==> flow/design.v <==
module tlb
(
    input  wire                      clk,
    input  wire [               18:0] s0_vppn    ,
    input  wire                       s0_va_bit12,
    input  wire [                9:0] s0_asid    ,
    output wire                       s0_found   ,
    output wire [$clog2(16)-1:0] s0_index   ,  
    output wire [               19:0] s0_ppn     ,
    output wire [                5:0] s0_ps      ,
    output wire [                1:0] s0_plv     ,
    output wire [                1:0] s0_mat     ,
    output wire                       s0_d       ,
    output wire                       s0_v       ,
    input  wire [               18:0] s1_vppn    ,
    input  wire                       s1_va_bit12,
    input  wire [                9:0] s1_asid    ,
    output wire                       s1_found   ,
    output wire [$clog2(16)-1:0] s1_index   ,
    output wire [               19:0] s1_ppn     ,
    output wire [                5:0] s1_ps      ,
    output wire [                1:0] s1_plv     ,
    output wire [                1:0] s1_mat     ,
    output wire                       s1_d       ,
    output wire                       s1_v       ,
    input  wire                      invtlb_valid,
    input  wire [               4:0] invtlb_op   ,
    input  wire                       we     ,
    input  wire [$clog2(16)-1:0] w_index,
    input  wire                       w_e    ,
    input  wire [               18:0] w_vppn ,
    input  wire [                5:0] w_ps   ,
    input  wire [                9:0] w_asid ,
    input  wire                       w_g    ,
    input  wire [               19:0] w_ppn0 ,
    input  wire [                1:0] w_plv0 ,
    input  wire [                1:0] w_mat0 ,
    input  wire                       w_d0   ,
    input  wire                       w_v0   ,
    input  wire [               19:0] w_ppn1 ,
    input  wire [                1:0] w_plv1 ,
    input  wire [                1:0] w_mat1 ,
    input  wire                       w_d1   ,
    input  wire                       w_v1   ,
    input  wire [$clog2(16)-1:0] r_index,
    output wire                       r_e    ,
    output wire [               18:0] r_vppn ,
    output wire [                5:0] r_ps   ,
    output wire [                9:0] r_asid ,
    output wire                       r_g    ,
    output wire [               19:0] r_ppn0 ,
    output wire [                1:0] r_plv0 ,
    output wire [                1:0] r_mat0 ,
    output wire                       r_d0   ,
    output wire                       r_v0   ,
    output wire [               19:0] r_ppn1 ,
    output wire [                1:0] r_plv1 ,
    output wire [                1:0] r_mat1 ,
    output wire                       r_d1   ,
    output wire                       r_v1
);
reg  [16-1:0] tlb_e                     ;
reg  [16-1:0] tlb_ps2MB                 ;  
reg  [        5:0] tlb_ps       [16-1:0];
reg  [       18:0] tlb_vppn     [16-1:0];
reg  [        9:0] tlb_asid     [16-1:0];
reg                tlb_g        [16-1:0];
reg  [       19:0] tlb_ppn0     [16-1:0];
reg  [        1:0] tlb_plv0     [16-1:0];
reg  [        1:0] tlb_mat0     [16-1:0];
reg                tlb_d0       [16-1:0];
reg                tlb_v0       [16-1:0];
reg  [       19:0] tlb_ppn1     [16-1:0];
reg  [        1:0] tlb_plv1     [16-1:0];
reg  [        1:0] tlb_mat1     [16-1:0];
reg                tlb_d1       [16-1:0];
reg                tlb_v1       [16-1:0];
wire [       15:0] match0                    ;
wire [       15:0] match1                    ;
assign match0[ 0] = (s0_vppn[18:9]==tlb_vppn[ 0][18:9])
                 && (tlb_ps2MB[ 0] || s0_vppn[8:0]==tlb_vppn[ 0][8:0])
                 && ((s0_asid==tlb_asid[ 0]) || tlb_g[ 0])
                 && tlb_e[0];
assign match0[ 1] = (s0_vppn[18:9]==tlb_vppn[ 1][18:9])
                 && (tlb_ps2MB[ 1] || s0_vppn[8:0]==tlb_vppn[ 1][8:0])
                 && ((s0_asid==tlb_asid[ 1]) || tlb_g[ 1])
                 && tlb_e[1];
assign match0[ 2] = (s0_vppn[18:9]==tlb_vppn[ 2][18:9])
                 && (tlb_ps2MB[ 2] || s0_vppn[8:0]==tlb_vppn[ 2][8:0])
                 && ((s0_asid==tlb_asid[ 2]) || tlb_g[ 2])
                 && tlb_e[2];
assign match0[ 3] = (s0_vppn[18:9]==tlb_vppn[ 3][18:9])
                 && (tlb_ps2MB[ 3] || s0_vppn[8:0]==tlb_vppn[ 3][8:0])
                 && ((s0_asid==tlb_asid[ 3]) || tlb_g[ 3])
                 && tlb_e[3];
assign match0[ 4] = (s0_vppn[18:9]==tlb_vppn[ 4][18:9])
                 && (tlb_ps2MB[ 4] || s0_vppn[8:0]==tlb_vppn[ 4][8:0])
                 && ((s0_asid==tlb_asid[ 4]) || tlb_g[ 4])
                 && tlb_e[4];
assign match0[ 5] = (s0_vppn[18:9]==tlb_vppn[ 5][18:9])
                 && (tlb_ps2MB[ 5] || s0_vppn[8:0]==tlb_vppn[ 5][8:0])
                 && ((s0_asid==tlb_asid[ 5]) || tlb_g[ 5])
                 && tlb_e[5];
assign match0[ 6] = (s0_vppn[18:9]==tlb_vppn[ 6][18:9])
                 && (tlb_ps2MB[ 6] || s0_vppn[8:0]==tlb_vppn[ 6][8:0])
                 && ((s0_asid==tlb_asid[ 6]) || tlb_g[ 6])
                 && tlb_e[6];
assign match0[ 7] = (s0_vppn[18:9]==tlb_vppn[ 7][18:9])
                 && (tlb_ps2MB[ 7] || s0_vppn[8:0]==tlb_vppn[ 7][8:0])
                 && ((s0_asid==tlb_asid[ 7]) || tlb_g[ 7])
                 && tlb_e[7];
assign match0[ 8] = (s0_vppn[18:9]==tlb_vppn[ 8][18:9])
                 && (tlb_ps2MB[ 8] || s0_vppn[8:0]==tlb_vppn[ 8][8:0])
                 && ((s0_asid==tlb_asid[ 8]) || tlb_g[ 8])
                 && tlb_e[8];
assign match0[ 9] = (s0_vppn[18:9]==tlb_vppn[ 9][18:9])
                 && (tlb_ps2MB[ 9] || s0_vppn[8:0]==tlb_vppn[ 9][8:0])
                 && ((s0_asid==tlb_asid[ 9]) || tlb_g[ 9])
                 && tlb_e[9];
assign match0[10] = (s0_vppn[18:9]==tlb_vppn[10][18:9])
                 && (tlb_ps2MB[10] || s0_vppn[8:0]==tlb_vppn[10][8:0])
                 && ((s0_asid==tlb_asid[10]) || tlb_g[10])
                 && tlb_e[10];
assign match0[11] = (s0_vppn[18:9]==tlb_vppn[11][18:9])
                 && (tlb_ps2MB[11] || s0_vppn[8:0]==tlb_vppn[11][8:0])
                 && ((s0_asid==tlb_asid[11]) || tlb_g[11])
                 && tlb_e[11];
assign match0[12] = (s0_vppn[18:9]==tlb_vppn[12][18:9])
                 && (tlb_ps2MB[12] || s0_vppn[8:0]==tlb_vppn[12][8:0])
                 && ((s0_asid==tlb_asid[12]) || tlb_g[12])
                 && tlb_e[12];
assign match0[13] = (s0_vppn[18:9]==tlb_vppn[13][18:9])
                 && (tlb_ps2MB[13] || s0_vppn[8:0]==tlb_vppn[13][8:0])
                 && ((s0_asid==tlb_asid[13]) || tlb_g[13])
                 && tlb_e[13];
assign match0[14] = (s0_vppn[18:9]==tlb_vppn[14][18:9])
                 && (tlb_ps2MB[14] || s0_vppn[8:0]==tlb_vppn[14][8:0])
                 && ((s0_asid==tlb_asid[14]) || tlb_g[14])
                 && tlb_e[14];
assign match0[15] = (s0_vppn[18:9]==tlb_vppn[15][18:9])
                 && (tlb_ps2MB[15] || s0_vppn[8:0]==tlb_vppn[15][8:0])
                 && ((s0_asid==tlb_asid[15]) || tlb_g[15])
                 && tlb_e[15];
assign match1[ 0] = (s1_vppn[18:9]==tlb_vppn[ 0][18:9])
                 && (tlb_ps2MB[ 0] || s1_vppn[8:0]==tlb_vppn[ 0][8:0])
                 && ((s1_asid==tlb_asid[ 0]) || tlb_g[ 0])
                 && tlb_e[0];
assign match1[ 1] = (s1_vppn[18:9]==tlb_vppn[ 1][18:9])
                 && (tlb_ps2MB[ 1] || s1_vppn[8:0]==tlb_vppn[ 1][8:0])
                 && ((s1_asid==tlb_asid[ 1]) || tlb_g[ 1])
                 && tlb_e[1];
assign match1[ 2] = (s1_vppn[18:9]==tlb_vppn[ 2][18:9])
                 && (tlb_ps2MB[ 2] || s1_vppn[8:0]==tlb_vppn[ 2][8:0])
                 && ((s1_asid==tlb_asid[ 2]) || tlb_g[ 2])
                 && tlb_e[2];
assign match1[ 3] = (s1_vppn[18:9]==tlb_vppn[ 3][18:9])
                 && (tlb_ps2MB[ 3] || s1_vppn[8:0]==tlb_vppn[ 3][8:0])
                 && ((s1_asid==tlb_asid[ 3]) || tlb_g[ 3])
                 && tlb_e[3];
assign match1[ 4] = (s1_vppn[18:9]==tlb_vppn[ 4][18:9])
                 && (tlb_ps2MB[ 4] || s1_vppn[8:0]==tlb_vppn[ 4][8:0])
                 && ((s1_asid==tlb_asid[ 4]) || tlb_g[ 4])
                 && tlb_e[4];
assign match1[ 5] = (s1_vppn[18:9]==tlb_vppn[ 5][18:9])
                 && (tlb_ps2MB[ 5] || s1_vppn[8:0]==tlb_vppn[ 5][8:0])
                 && ((s1_asid==tlb_asid[ 5]) || tlb_g[ 5])
                 && tlb_e[5];
assign match1[ 6] = (s1_vppn[18:9]==tlb_vppn[ 6][18:9])
                 && (tlb_ps2MB[ 6] || s1_vppn[8:0]==tlb_vppn[ 6][8:0])
                 && ((s1_asid==tlb_asid[ 6]) || tlb_g[ 6])
                 && tlb_e[6];
assign match1[ 7] = (s1_vppn[18:9]==tlb_vppn[ 7][18:9])
                 && (tlb_ps2MB[ 7] || s1_vppn[8:0]==tlb_vppn[ 7][8:0])
                 && ((s1_asid==tlb_asid[ 7]) || tlb_g[ 7])
                 && tlb_e[7];
assign match1[ 8] = (s1_vppn[18:9]==tlb_vppn[ 8][18:9])
                 && (tlb_ps2MB[ 8] || s1_vppn[8:0]==tlb_vppn[ 8][8:0])
                 && ((s1_asid==tlb_asid[ 8]) || tlb_g[ 8])
                 && tlb_e[8];
assign match1[ 9] = (s1_vppn[18:9]==tlb_vppn[ 9][18:9])
                 && (tlb_ps2MB[ 9] || s1_vppn[8:0]==tlb_vppn[ 9][8:0])
                 && ((s1_asid==tlb_asid[ 9]) || tlb_g[ 9])
                 && tlb_e[9];
assign match1[10] = (s1_vppn[18:9]==tlb_vppn[10][18:9])
                 && (tlb_ps2MB[10] || s1_vppn[8:0]==tlb_vppn[10][8:0])
                 && ((s1_asid==tlb_asid[10]) || tlb_g[10])
                 && tlb_e[10];
assign match1[11] = (s1_vppn[18:9]==tlb_vppn[11][18:9])
                 && (tlb_ps2MB[11] || s1_vppn[8:0]==tlb_vppn[11][8:0])
                 && ((s1_asid==tlb_asid[11]) || tlb_g[11])
                 && tlb_e[11];
assign match1[12] = (s1_vppn[18:9]==tlb_vppn[12][18:9])
                 && (tlb_ps2MB[12] || s1_vppn[8:0]==tlb_vppn[12][8:0])
                 && ((s1_asid==tlb_asid[12]) || tlb_g[12])
                 && tlb_e[12];
assign match1[13] = (s1_vppn[18:9]==tlb_vppn[13][18:9])
                 && (tlb_ps2MB[13] || s1_vppn[8:0]==tlb_vppn[13][8:0])
                 && ((s1_asid==tlb_asid[13]) || tlb_g[13])
                 && tlb_e[13];
assign match1[14] = (s1_vppn[18:9]==tlb_vppn[14][18:9])
                 && (tlb_ps2MB[14] || s1_vppn[8:0]==tlb_vppn[14][8:0])
                 && ((s1_asid==tlb_asid[14]) || tlb_g[14])
                 && tlb_e[14];
assign match1[15] = (s1_vppn[18:9]==tlb_vppn[15][18:9])
                 && (tlb_ps2MB[15] || s1_vppn[8:0]==tlb_vppn[15][8:0])
                 && ((s1_asid==tlb_asid[15]) || tlb_g[15])
                 && tlb_e[15];
assign s0_found     = match0[ 0] | match0[ 1] | match0[ 2] | match0[ 3]
                    | match0[ 4] | match0[ 5] | match0[ 6] | match0[ 7]
                    | match0[ 8] | match0[ 9] | match0[10] | match0[11]
                    | match0[12] | match0[13] | match0[14] | match0[15];
assign s0_index     = s0_found ? (match0[ 0] ? 4'h0 : (match0[ 1] ? 4'h1 : (
                                  match0[ 2] ? 4'h2 : (match0[ 3] ? 4'h3 : (
                                  match0[ 4] ? 4'h4 : (match0[ 5] ? 4'h5 : (
                                  match0[ 6] ? 4'h6 : (match0[ 7] ? 4'h7 : (
                                  match0[ 8] ? 4'h8 : (match0[ 9] ? 4'h9 : (
                                  match0[10] ? 4'ha : (match0[11] ? 4'hb : (
                                  match0[12] ? 4'hc : (match0[13] ? 4'hd : (
                                  match0[14] ? 4'he : (match0[15] ? 4'hf : 4'hx
                                  )))))))))))))))) : 4'hx;
wire even_or_odd0 = tlb_ps2MB[s0_index] ? s0_vppn[8] : s0_va_bit12;
assign s0_ppn		= s0_found ? (even_or_odd0 ? tlb_ppn1[s0_index] : tlb_ppn0[s0_index])
 :
								 20'hxxx;
assign s0_ps        =   tlb_ps[s0_index]  ;
assign s0_plv       =   even_or_odd0 ? tlb_plv1[s0_index] : tlb_plv0[s0_index];
assign s0_mat       =   even_or_odd0 ? tlb_mat1[s0_index] : tlb_mat0[s0_index];
assign s0_d         =   even_or_odd0 ? tlb_d1[s0_index] : tlb_d0[s0_index];
assign s0_v         =   even_or_odd0 ? tlb_v1[s0_index] : tlb_v0[s0_index];
assign s1_found     = match1[ 0] | match1[ 1] | match1[ 2] | match1[ 3]
                    | match1[ 4] | match1[ 5] | match1[ 6] | match1[ 7]
                    | match1[ 8] | match1[ 9] | match1[10] | match1[11]
                    | match1[12] | match1[13] | match1[14] | match1[15];
assign s1_index     = s1_found ? (match1[ 0] ? 4'h0 : (match1[ 1] ? 4'h1 : (
                                  match1[ 2] ? 4'h2 : (match1[ 3] ? 4'h3 : (
                                  match1[ 4] ? 4'h4 : (match1[ 5] ? 4'h5 : (
                                  match1[ 6] ? 4'h6 : (match1[ 7] ? 4'h7 : (
                                  match1[ 8] ? 4'h8 : (match1[ 9] ? 4'h9 : (
                                  match1[10] ? 4'ha : (match1[11] ? 4'hb : (
                                  match1[12] ? 4'hc : (match1[13] ? 4'hd : (
                                  match1[14] ? 4'he : (match1[15] ? 4'hf : 4'hx
                                  )))))))))))))))) : 4'hx;
wire even_or_odd1 = tlb_ps2MB[s1_index] ? s1_vppn[8] : s1_va_bit12;
assign s1_ppn		= s1_found ? (even_or_odd1 ? tlb_ppn1[s1_index] : tlb_ppn0[s1_index])
 :
								 20'hxxx;
assign s1_ps        =   tlb_ps[s1_index]  ;
assign s1_plv       =   even_or_odd1 ? tlb_plv1[s1_index] : tlb_plv0[s1_index];
assign s1_mat       =   even_or_odd1 ? tlb_mat1[s1_index] : tlb_mat0[s1_index];
assign s1_d         =   even_or_odd1 ? tlb_d1[s1_index] : tlb_d0[s1_index];
assign s1_v         =   even_or_odd1 ? tlb_v1[s1_index] : tlb_v0[s1_index];
integer i;
always @(posedge clk) begin
    if(invtlb_valid) begin
        if(invtlb_op == 5'b00000||invtlb_op == 5'b00001) begin
            for(i = 0; i < 16; i = i+1) begin
                tlb_e[i] <= 1'b0;
            end
        end
        else if(invtlb_op == 5'b00010) begin
            for(i = 0; i < 16; i = i+1) begin
                if(tlb_g[i] == 1'b1) begin
                    tlb_e[i] <= 1'b0;
                end
            end
        end
        else if(invtlb_op == 5'b00011) begin
            for(i = 0; i < 16; i = i+1) begin
                if(tlb_g[i]==1'b0) begin
                    tlb_e[i] <= 1'b0;
                end
            end
        end
        else if(invtlb_op == 5'b00100) begin
            for(i = 0; i < 16; i = i+1) begin
                if(tlb_g[i]==1'b0 && tlb_asid[i]==s1_asid) begin
                    tlb_e[i] <= 1'b0;
                end
            end
        end
        else if(invtlb_op == 5'b00101) begin
            for(i = 0; i < 16; i = i+1) begin
                if(tlb_g[i]==1'b0 && tlb_asid[i]==s1_asid && tlb_vppn[i][18:9]==s1_vppn[18:9] && (tlb_ps2MB[i] || s1_vppn[8:0] == tlb_vppn[i][8:0])) begin
                    tlb_e[i] <= 1'b0;
                end
            end
        end
        else if(invtlb_op == 5'b00110) begin
            for(i = 0; i < 16; i = i+1) begin
                if((tlb_g[i]==1'b1 || tlb_asid[i]==s1_asid) && tlb_vppn[i][18:9]==s1_vppn[18:9] && (tlb_ps2MB[i] || s1_vppn[8:0] == tlb_vppn[i][8:0])) begin
                    tlb_e[i] <= 1'b0;
                end
            end
        end
    end
    if(we) begin
        tlb_e[w_index]       <= w_e                    ;
        tlb_ps[w_index]      <= w_ps                   ;
        tlb_ps2MB[w_index]   <= (w_ps == 6'h15) ? 1 : 0; 
        tlb_vppn[w_index]    <= w_vppn                 ;
        tlb_asid[w_index]    <= w_asid                 ;
        tlb_g[w_index]       <= w_g                    ;
        tlb_ppn0[w_index]    <= w_ppn0                 ;
        tlb_plv0[w_index]    <= w_plv0                 ;
        tlb_mat0[w_index]    <= w_mat0                 ;
        tlb_d0[w_index]      <= w_d0                   ;
        tlb_v0[w_index]      <= w_v0                   ;
        tlb_ppn1[w_index]    <= w_ppn1                 ;
        tlb_plv1[w_index]    <= w_plv1                 ;
        tlb_mat1[w_index]    <= w_mat1                 ;
        tlb_d1[w_index]      <= w_d1                   ;
        tlb_v1[w_index]      <= w_v1                   ;
    end
end
assign r_e      = tlb_e[r_index]   ;
assign r_vppn   = tlb_vppn[r_index];
assign r_ps     = tlb_ps[r_index]  ;
assign r_asid   = tlb_asid[r_index];
assign r_g      = tlb_g[r_index]   ;
assign r_ppn0   = tlb_ppn0[r_index];
assign r_plv0   = tlb_plv0[r_index];
assign r_mat0   = tlb_mat0[r_index];
assign r_d0     = tlb_d0[r_index]  ;
assign r_v0     = tlb_v0[r_index]  ;
assign r_ppn1   = tlb_ppn1[r_index];
assign r_plv1   = tlb_plv1[r_index];
assign r_mat1   = tlb_mat1[r_index];
assign r_d1     = tlb_d1[r_index]  ;
assign r_v1     = tlb_v1[r_index]  ;
endmodule
==> Step by step through the tools: tlb <==
What the tools print for tlb, step after step.
Lines are those of the file above, counted from 1.
Operators carry their Yosys type and port widths (W data, S select, Z words).
Library cell names are shortened.
{ "inputs": {"top": "tlb", "clk_port": "clk", "library": "sky130hd", "pvt_corner": "tt_025C_1v80"} }

==> Word-level counts <==
Counts by Yosys on the flattened word-level netlist (proc, flatten, opt, wreduce; memories kept). Register bits leave out memories and registers merged into their read ports (data or address); mux counts leave out enables and synchronous resets folded into registers. Print and check cells are left out.
Memory sizes are those after Yosys's memory passes, which may raise the word count (mostly to a power of two), join words into wider ones and drop unused or constant bits.
{ "word_totals": {"regBits": 32, "latchBits": 0, "ram_bits": 1408, "rom_bits": 0, "mem_count": 14, "inputBits": 165, "output_inout_bits": 163} }
{ "op_classes": {"add_sub_neg": 1, "multipliers": 0, "div": 0, "n_cmp": 0, "eq_ne": 135, "n_shift": 7, "n_mux": 243, "logic": 52, "reduce_logical": 258} }
{ "mem_list": {"columns": ["memory", "words", "word_bits", "line_no", "rtl"], "rows": [
  ["tlb_ppn0", 16, 20, 68, "reg  [       19:0] tlb_ppn0     [16-1:0];"],
  ["tlb_ppn1", 16, 20, 73, "reg  [       19:0] tlb_ppn1     [16-1:0];"],
  ["tlb_vppn", 16, 19, 65, "reg  [       18:0] tlb_vppn     [16-1:0];"],
  ["tlb_asid", 16, 10, 66, "reg  [        9:0] tlb_asid     [16-1:0];"],
  ["tlb_ps", 16, 6, 64, "reg  [        5:0] tlb_ps       [16-1:0];"],
  ["tlb_mat0", 16, 2, 70, "reg  [        1:0] tlb_mat0     [16-1:0];"]
]} }
Further memories, not shown: 8.
{ "ops": {"columns": ["op", "n"], "rows": [
  ["$eq A10 B10 Y1", 96],
  ["$eq A9 B9 Y1", 32],
  ["$mux W1", 189],
  ["$logic_and A1 B1 Y1", 176],
  ["$mux W4", 35],
  ["$mux W20", 6],
  ["$logic_or A1 B1 Y1", 81],
  ["$shiftx A16 B4 Y1", 3],
  ["$shift A1 B5 Y16", 2],
  ["$shift A1 B5 Y16 const A", 2],
  ["$and A16 B16 Y16", 2],
  ["$or A16 B16 Y16", 2],
  ["$not A16 Y16", 2],
  ["$mux W16", 2],
  ["$or A1 B1 Y1", 30],
  ["$mux W19", 1],
  ["$not A1 Y1", 16],
  ["$mux W2", 8],
  ["$eq A5 B3 Y1 const B", 3],
  ["$eq A5 B2 Y1 const B", 2],
  ["$mux W10", 1],
  ["$eq A6 B5 Y1 const B", 1],
  ["$mux W6", 1],
  ["$neg A4 Y5", 1],
  ["$eq A5 B1 Y1 const B", 1],
  ["$logic_not A5 Y1", 1]
]} }

==> Depth <==
Longest topological path by Yosys (ltp), each cell counted once; first at word level (registers and memories cut), then after technology mapping (sequential cells cut; the memories' decode and read muxes count).
{ "depth": {"ltp_word": 26, "ABC_AREA": 0, "depth_mapped": 19, "mapped_depth_nobuf": 14} }

==> After synthesis <==
Source: synth_stat.txt of the flow (Yosys; design flattened, memories mapped). It holds for the ABC_AREA given above (unset counts as 0); a run with the other value may have another netlist.
{ "mapped": {"cell_count": 6385, "synth_area_um2": 85096.6, "seq_area_um2": 43081.3, "ff_cells": 1440, "n_buf": 493} }
{ "by_type": {"columns": ["type", "n", "type_area_um2"], "rows": [
  ["edfxtp_1", 1424, 4.28E+04],
  ["mux4_2", 445, 1E+04],
  ["mux2i_1", 923, 9.24E+03],
  ["xor2_1", 590, 5.17E+03],
  ["xnor2_1", 340, 2.98E+03],
  ["nand2_1", 551, 2.07E+03],
  ["o21ai_0", 306, 1.53E+03],
  ["mux2_2", 101, 1.14E+03],
  ["nor4_1", 150, 938.4],
  ["buf_2", 181, 905.869],
  ["a211oi_1", 117, 878.342],
  ["clkbuf_1", 229, 859.574],
  ["and3_1", 95, 594.32],
  ["nand4_1", 86, 538.016],
  ["nor3_1", 101, 505.485],
  ["a41oi_1", 53, 464.195],
  ["nor2_1", 123, 461.693],
  ["o22ai_1", 66, 412.896]
]} }
Not listed: further types 60, cells in them 504.

==> Path before layout <==
OpenSTA on the mapped netlist: ideal clock, no wires. The path of least setup slack (recovery checks aside). Input and output delay are each 20% of the period. Register names are those of the netlist, which keeps one name where synthesis merged equal registers.
{ "synth_timing": {"path_type": "input port to flip-flop", "start": "input port w_index[0]", "end": "memory tlb_asid[0][0]", "clock_period_ns": 10.0, "in_delay_ns": 2.000, "setup_ns": 0.647, "t_first_pin_ns": 2.000, "arrival_ns": 8.946, "t_required_ns": 9.353, "setup_slack_ns": 0.407, "delay_ns": 7.593, "path_stages": 6, "period_less_setup_slack_ns": 9.593} }
"delay_ns" = arrival - input delay + setup time.
"path_stages" counts driving pins, that of a launching flip-flop among them; a cell with two outputs on the path counts twice.
"period_less_setup_slack_ns" is the clock period less the worst setup slack; recovery checks do not enter. This is arithmetic on one report: input and output delays are still those of the set period (20% each).
Between the ends stands the longest chain of elaborated cells between them, by number of cells; it is not shown to be the way that was timed. Of several equally long chains one is given.
Each line given opens the expression or statement behind the cell; cells for indexed reads and writes are added by Yosys, which also makes memories of some case tables.
{ "synth_via": {"path_cell_list": "clkbuf_1 -> inv_1 -> ha_1 -> clkbuf_1 -> nand2_1 -> nor3_1", "elab_chain_len": 1, "cone_cells": 1, "cone_lines": 1, "cone_classes": "mux: 1"} }
{ "synth_lines": {"columns": ["element", "line_no", "rtl"], "rows": [
  ["start, declared", 29, "input  wire [$clog2(16)-1:0] w_index,"],
  ["$mux W4", 296, "if(we) begin"],
  ["end, declared", 66, "reg  [        9:0] tlb_asid     [16-1:0];"]
]} }

==> Path in the finished layout <==
Path of least setup slack in the final report of stored run 2 (OpenROAD, finished layout, wires in). Where an end is a register, its clock arrival counts in the times.
{ "layout_timing": {"path_type": "input port to output port", "start": "input port s1_asid[9]", "end": "output port s1_ppn[10]", "clock_period_ns": 7.77, "in_delay_ns": 1.55, "output_delay_ns": 1.55, "t_first_pin_ns": 1.55, "arrival_ns": 6.32, "t_required_ns": 6.22, "setup_slack_ns": -0.11, "path_stages": 20} }
Between the ends stands the longest chain of elaborated cells between them, by number of cells; it is not shown to be the way that was timed. Of several equally long chains one is given.
{ "layout_via": {"path_cell_list": "buf_6 -> buf_8 -> xor2_1 -> nor4_1 -> a41oi_2 -> nor4_4 -> buf_4 -> a21oi_1 -> o31ai_2 -> a41o_1 -> buf_8 -> buf_12 -> buf_12 -> buf_4 -> clkbuf_2 -> o21ai_0 -> a2111oi_2 -> nor3_4 -> mux2i_4 -> buf_6", "elab_chain_len": 25, "cone_cells": 102, "cone_lines": 45, "cone_classes": "eq/ne: 16; shift: 1; mux: 20; logic: 15; reduce/logical: 48; memory: 2"} }
{ "layout_lines": {"columns": ["element", "line_no", "rtl"], "rows": [
  ["start, declared", 17, "input  wire [                9:0] s1_asid    ,"],
  ["$eq A10 B10 Y1", 206, "&& ((s1_asid==tlb_asid[15]) || tlb_g[15])"],
  ["$logic_or A1 B1 Y1", 206, null],
  ["$logic_and A1 B1 Y1 (2 in a row)", 204, "assign match1[15] = (s1_vppn[18:9]==tlb_vppn[15][18:9])"],
  ["$mux W4 (2 in a row)", 241, "match1[14] ? 4'he : (match1[15] ? 4'hf : 4'hx"],
  ["$mux W4 (2 in a row)", 240, "match1[12] ? 4'hc : (match1[13] ? 4'hd : ("],
  ["$mux W4 (2 in a row)", 239, "match1[10] ? 4'ha : (match1[11] ? 4'hb : ("],
  ["$mux W4 (2 in a row)", 238, "match1[ 8] ? 4'h8 : (match1[ 9] ? 4'h9 : ("],
  ["$mux W4 (2 in a row)", 237, "match1[ 6] ? 4'h6 : (match1[ 7] ? 4'h7 : ("],
  ["$mux W4 (2 in a row)", 236, "match1[ 4] ? 4'h4 : (match1[ 5] ? 4'h5 : ("],
  ["$mux W4 (2 in a row)", 235, "match1[ 2] ? 4'h2 : (match1[ 3] ? 4'h3 : ("],
  ["$mux W4 (3 in a row)", 234, "assign s1_index     = s1_found ? (match1[ 0] ? 4'h0 : (match1[ 1] ? 4'h1 : ("],
  ["$shiftx A16 B4 Y1", 243, "wire even_or_odd1 = tlb_ps2MB[s1_index] ? s1_vppn[8] : s1_va_bit12;"],
  ["$mux W1", 243, null],
  ["$mux W20 (2 in a row)", 244, "assign s1_ppn = s1_found ? (even_or_odd1 ? tlb_ppn1[s1_index] : tlb_ppn0[s1_index])"],
  ["end, declared", 20, "output wire [               19:0] s1_ppn     ,"]
]} }

Add stored flow runs of tlb

Settings and measured results of 6 stored flow runs for module tlb (sky130hd), not sorted in any way. The constraints put input and output delay at 20% of the set period each and load the outputs with 0.01 pF.
"achieved_period_ns" = clock period - worst setup slack. The figure is calculated, with input and output delays left at 20% of the set period.
By "worst_path_ns" is meant the share of the clock period that the worst setup path is allowed (20% is reserved at inputs, 20% at outputs), minus its slack. Clock arrival times at its registers enter into it.
"design_power_uw" rests on the timing tool's default activity at the inputs, not on a simulated workload.
[
  {
    "run": "stored run 1",
    "settings": { "ABC_AREA": 1, "CAP_MARGIN": 35, "CELL_PAD_IN_SITES_DETAIL_PLACEMENT": 2, "CELL_PAD_IN_SITES_GLOBAL_PLACEMENT": 3, "CORE_UTILIZATION": 19, "CTS_CLUSTER_DIAMETER": 375, "CTS_CLUSTER_SIZE": 33, "GPL_ROUTABILITY_DRIVEN": 0, "GPL_TIMING_DRIVEN": 0, "MAX_ROUTING_LAYER": "met4", "MIN_ROUTING_LAYER": "met2", "TNS_END_PERCENT": 30, "period_ns": 10.8, "CORE_MARGIN": 2, "SLEW_MARGIN": 20 },
    "outcome": "did not finish, routing stopped with GRT-0116"
  },
  {
    "run": "stored run 2",
    "settings": { "CAP_MARGIN": 0, "CELL_PAD_IN_SITES_GLOBAL_PLACEMENT": 0, "CORE_MARGIN": 5, "CORE_UTILIZATION": 16, "GPL_ROUTABILITY_DRIVEN": 1, "GPL_TIMING_DRIVEN": 0, "PLACE_DENSITY": 0.86, "SETUP_SLACK_MARGIN": 1.13, "period_ns": 7.77, "SLEW_MARGIN": 20 },
    "results": { "cell_area_final_um2": 112489.0, "final_setup_ws_ns": -0.106, "dieArea_um2": 546542.0, "achieved_period_ns": 7.876, "design_power_uw": 18336, "post_synth_area_um2": 85096.6, "setupTns_ns": -0.211, "worst_path_ns": 4.77, "worst_path_kind": "input port to output port", "finalUtil_pct": 21.2, "hold_worst_slack_ns": 0.528 }
  },
  {
    "run": "stored run 3",
    "settings": { "ABC_AREA": 0, "CELL_PAD_IN_SITES_GLOBAL_PLACEMENT": 3, "CORE_ASPECT_RATIO": 1.23, "CORE_MARGIN": 2, "CORE_UTILIZATION": 63, "CTS_CLUSTER_DIAMETER": 321, "GPL_ROUTABILITY_DRIVEN": 0, "GPL_TIMING_DRIVEN": 1, "HOLD_SLACK_MARGIN": 0.13, "MAX_ROUTING_LAYER": "met4", "PLACE_DENSITY_LB_ADDON": 0.15, "SETUP_SLACK_MARGIN": -0.31, "SLEW_MARGIN": 15, "TNS_END_PERCENT": 40, "period_ns": 11.2, "CAP_MARGIN": 20 },
    "outcome": "did not finish, placement stopped with FLW-0024"
  },
  {
    "run": "stored run 4",
    "settings": { "CELL_PAD_IN_SITES_DETAIL_PLACEMENT": 2, "CELL_PAD_IN_SITES_GLOBAL_PLACEMENT": 1, "MAX_ROUTING_LAYER": "met4", "SETUP_SLACK_MARGIN": 0.3, "TNS_END_PERCENT": 90, "period_ns": 7.88, "CAP_MARGIN": 20, "CORE_MARGIN": 2, "CORE_UTILIZATION": 40, "SLEW_MARGIN": 20 },
    "results": { "cell_area_final_um2": 112280.0, "final_setup_ws_ns": -0.089, "dieArea_um2": 216448.0, "achieved_period_ns": 7.969, "design_power_uw": 19120, "post_synth_area_um2": 85096.6, "setupTns_ns": -0.689, "worst_path_ns": 4.82, "worst_path_kind": "input port to output port", "finalUtil_pct": 53.0, "hold_worst_slack_ns": 0.568 }
  },
  {
    "run": "stored run 5",
    "settings": { "CAP_MARGIN": 5, "MAX_ROUTING_LAYER": "met4", "SETUP_SLACK_MARGIN": 1.31, "SLEW_MARGIN": 10, "TNS_END_PERCENT": 95, "period_ns": 10.0, "CORE_MARGIN": 2, "CORE_UTILIZATION": 40 },
    "results": { "cell_area_final_um2": 105943.0, "final_setup_ws_ns": 1.254, "dieArea_um2": 216448.0, "achieved_period_ns": 8.746, "design_power_uw": 14807, "post_synth_area_um2": 85096.6, "setupTns_ns": 0.000, "worst_path_ns": 4.75, "worst_path_kind": "input port to output port", "finalUtil_pct": 50.0, "hold_worst_slack_ns": 0.527 }
  },
  {
    "run": "stored run 6",
    "settings": { "ABC_AREA": 1, "CAP_MARGIN": 40, "CORE_MARGIN": 7, "CTS_CLUSTER_SIZE": 72, "GPL_TIMING_DRIVEN": 1, "HOLD_SLACK_MARGIN": 0.01, "MAX_ROUTING_LAYER": "met5", "SETUP_SLACK_MARGIN": 1.31, "SLEW_MARGIN": 10, "TNS_END_PERCENT": 95, "period_ns": 10.0, "CORE_UTILIZATION": 40 },
    "results": { "cell_area_final_um2": 109285.0, "final_setup_ws_ns": 1.207, "dieArea_um2": 242852.0, "achieved_period_ns": 8.793, "design_power_uw": 15261, "post_synth_area_um2": 91699.2, "setupTns_ns": 0.000, "worst_path_ns": 4.79, "worst_path_kind": "input port to output port", "finalUtil_pct": 48.0, "hold_worst_slack_ns": 0.578 }
  }
]
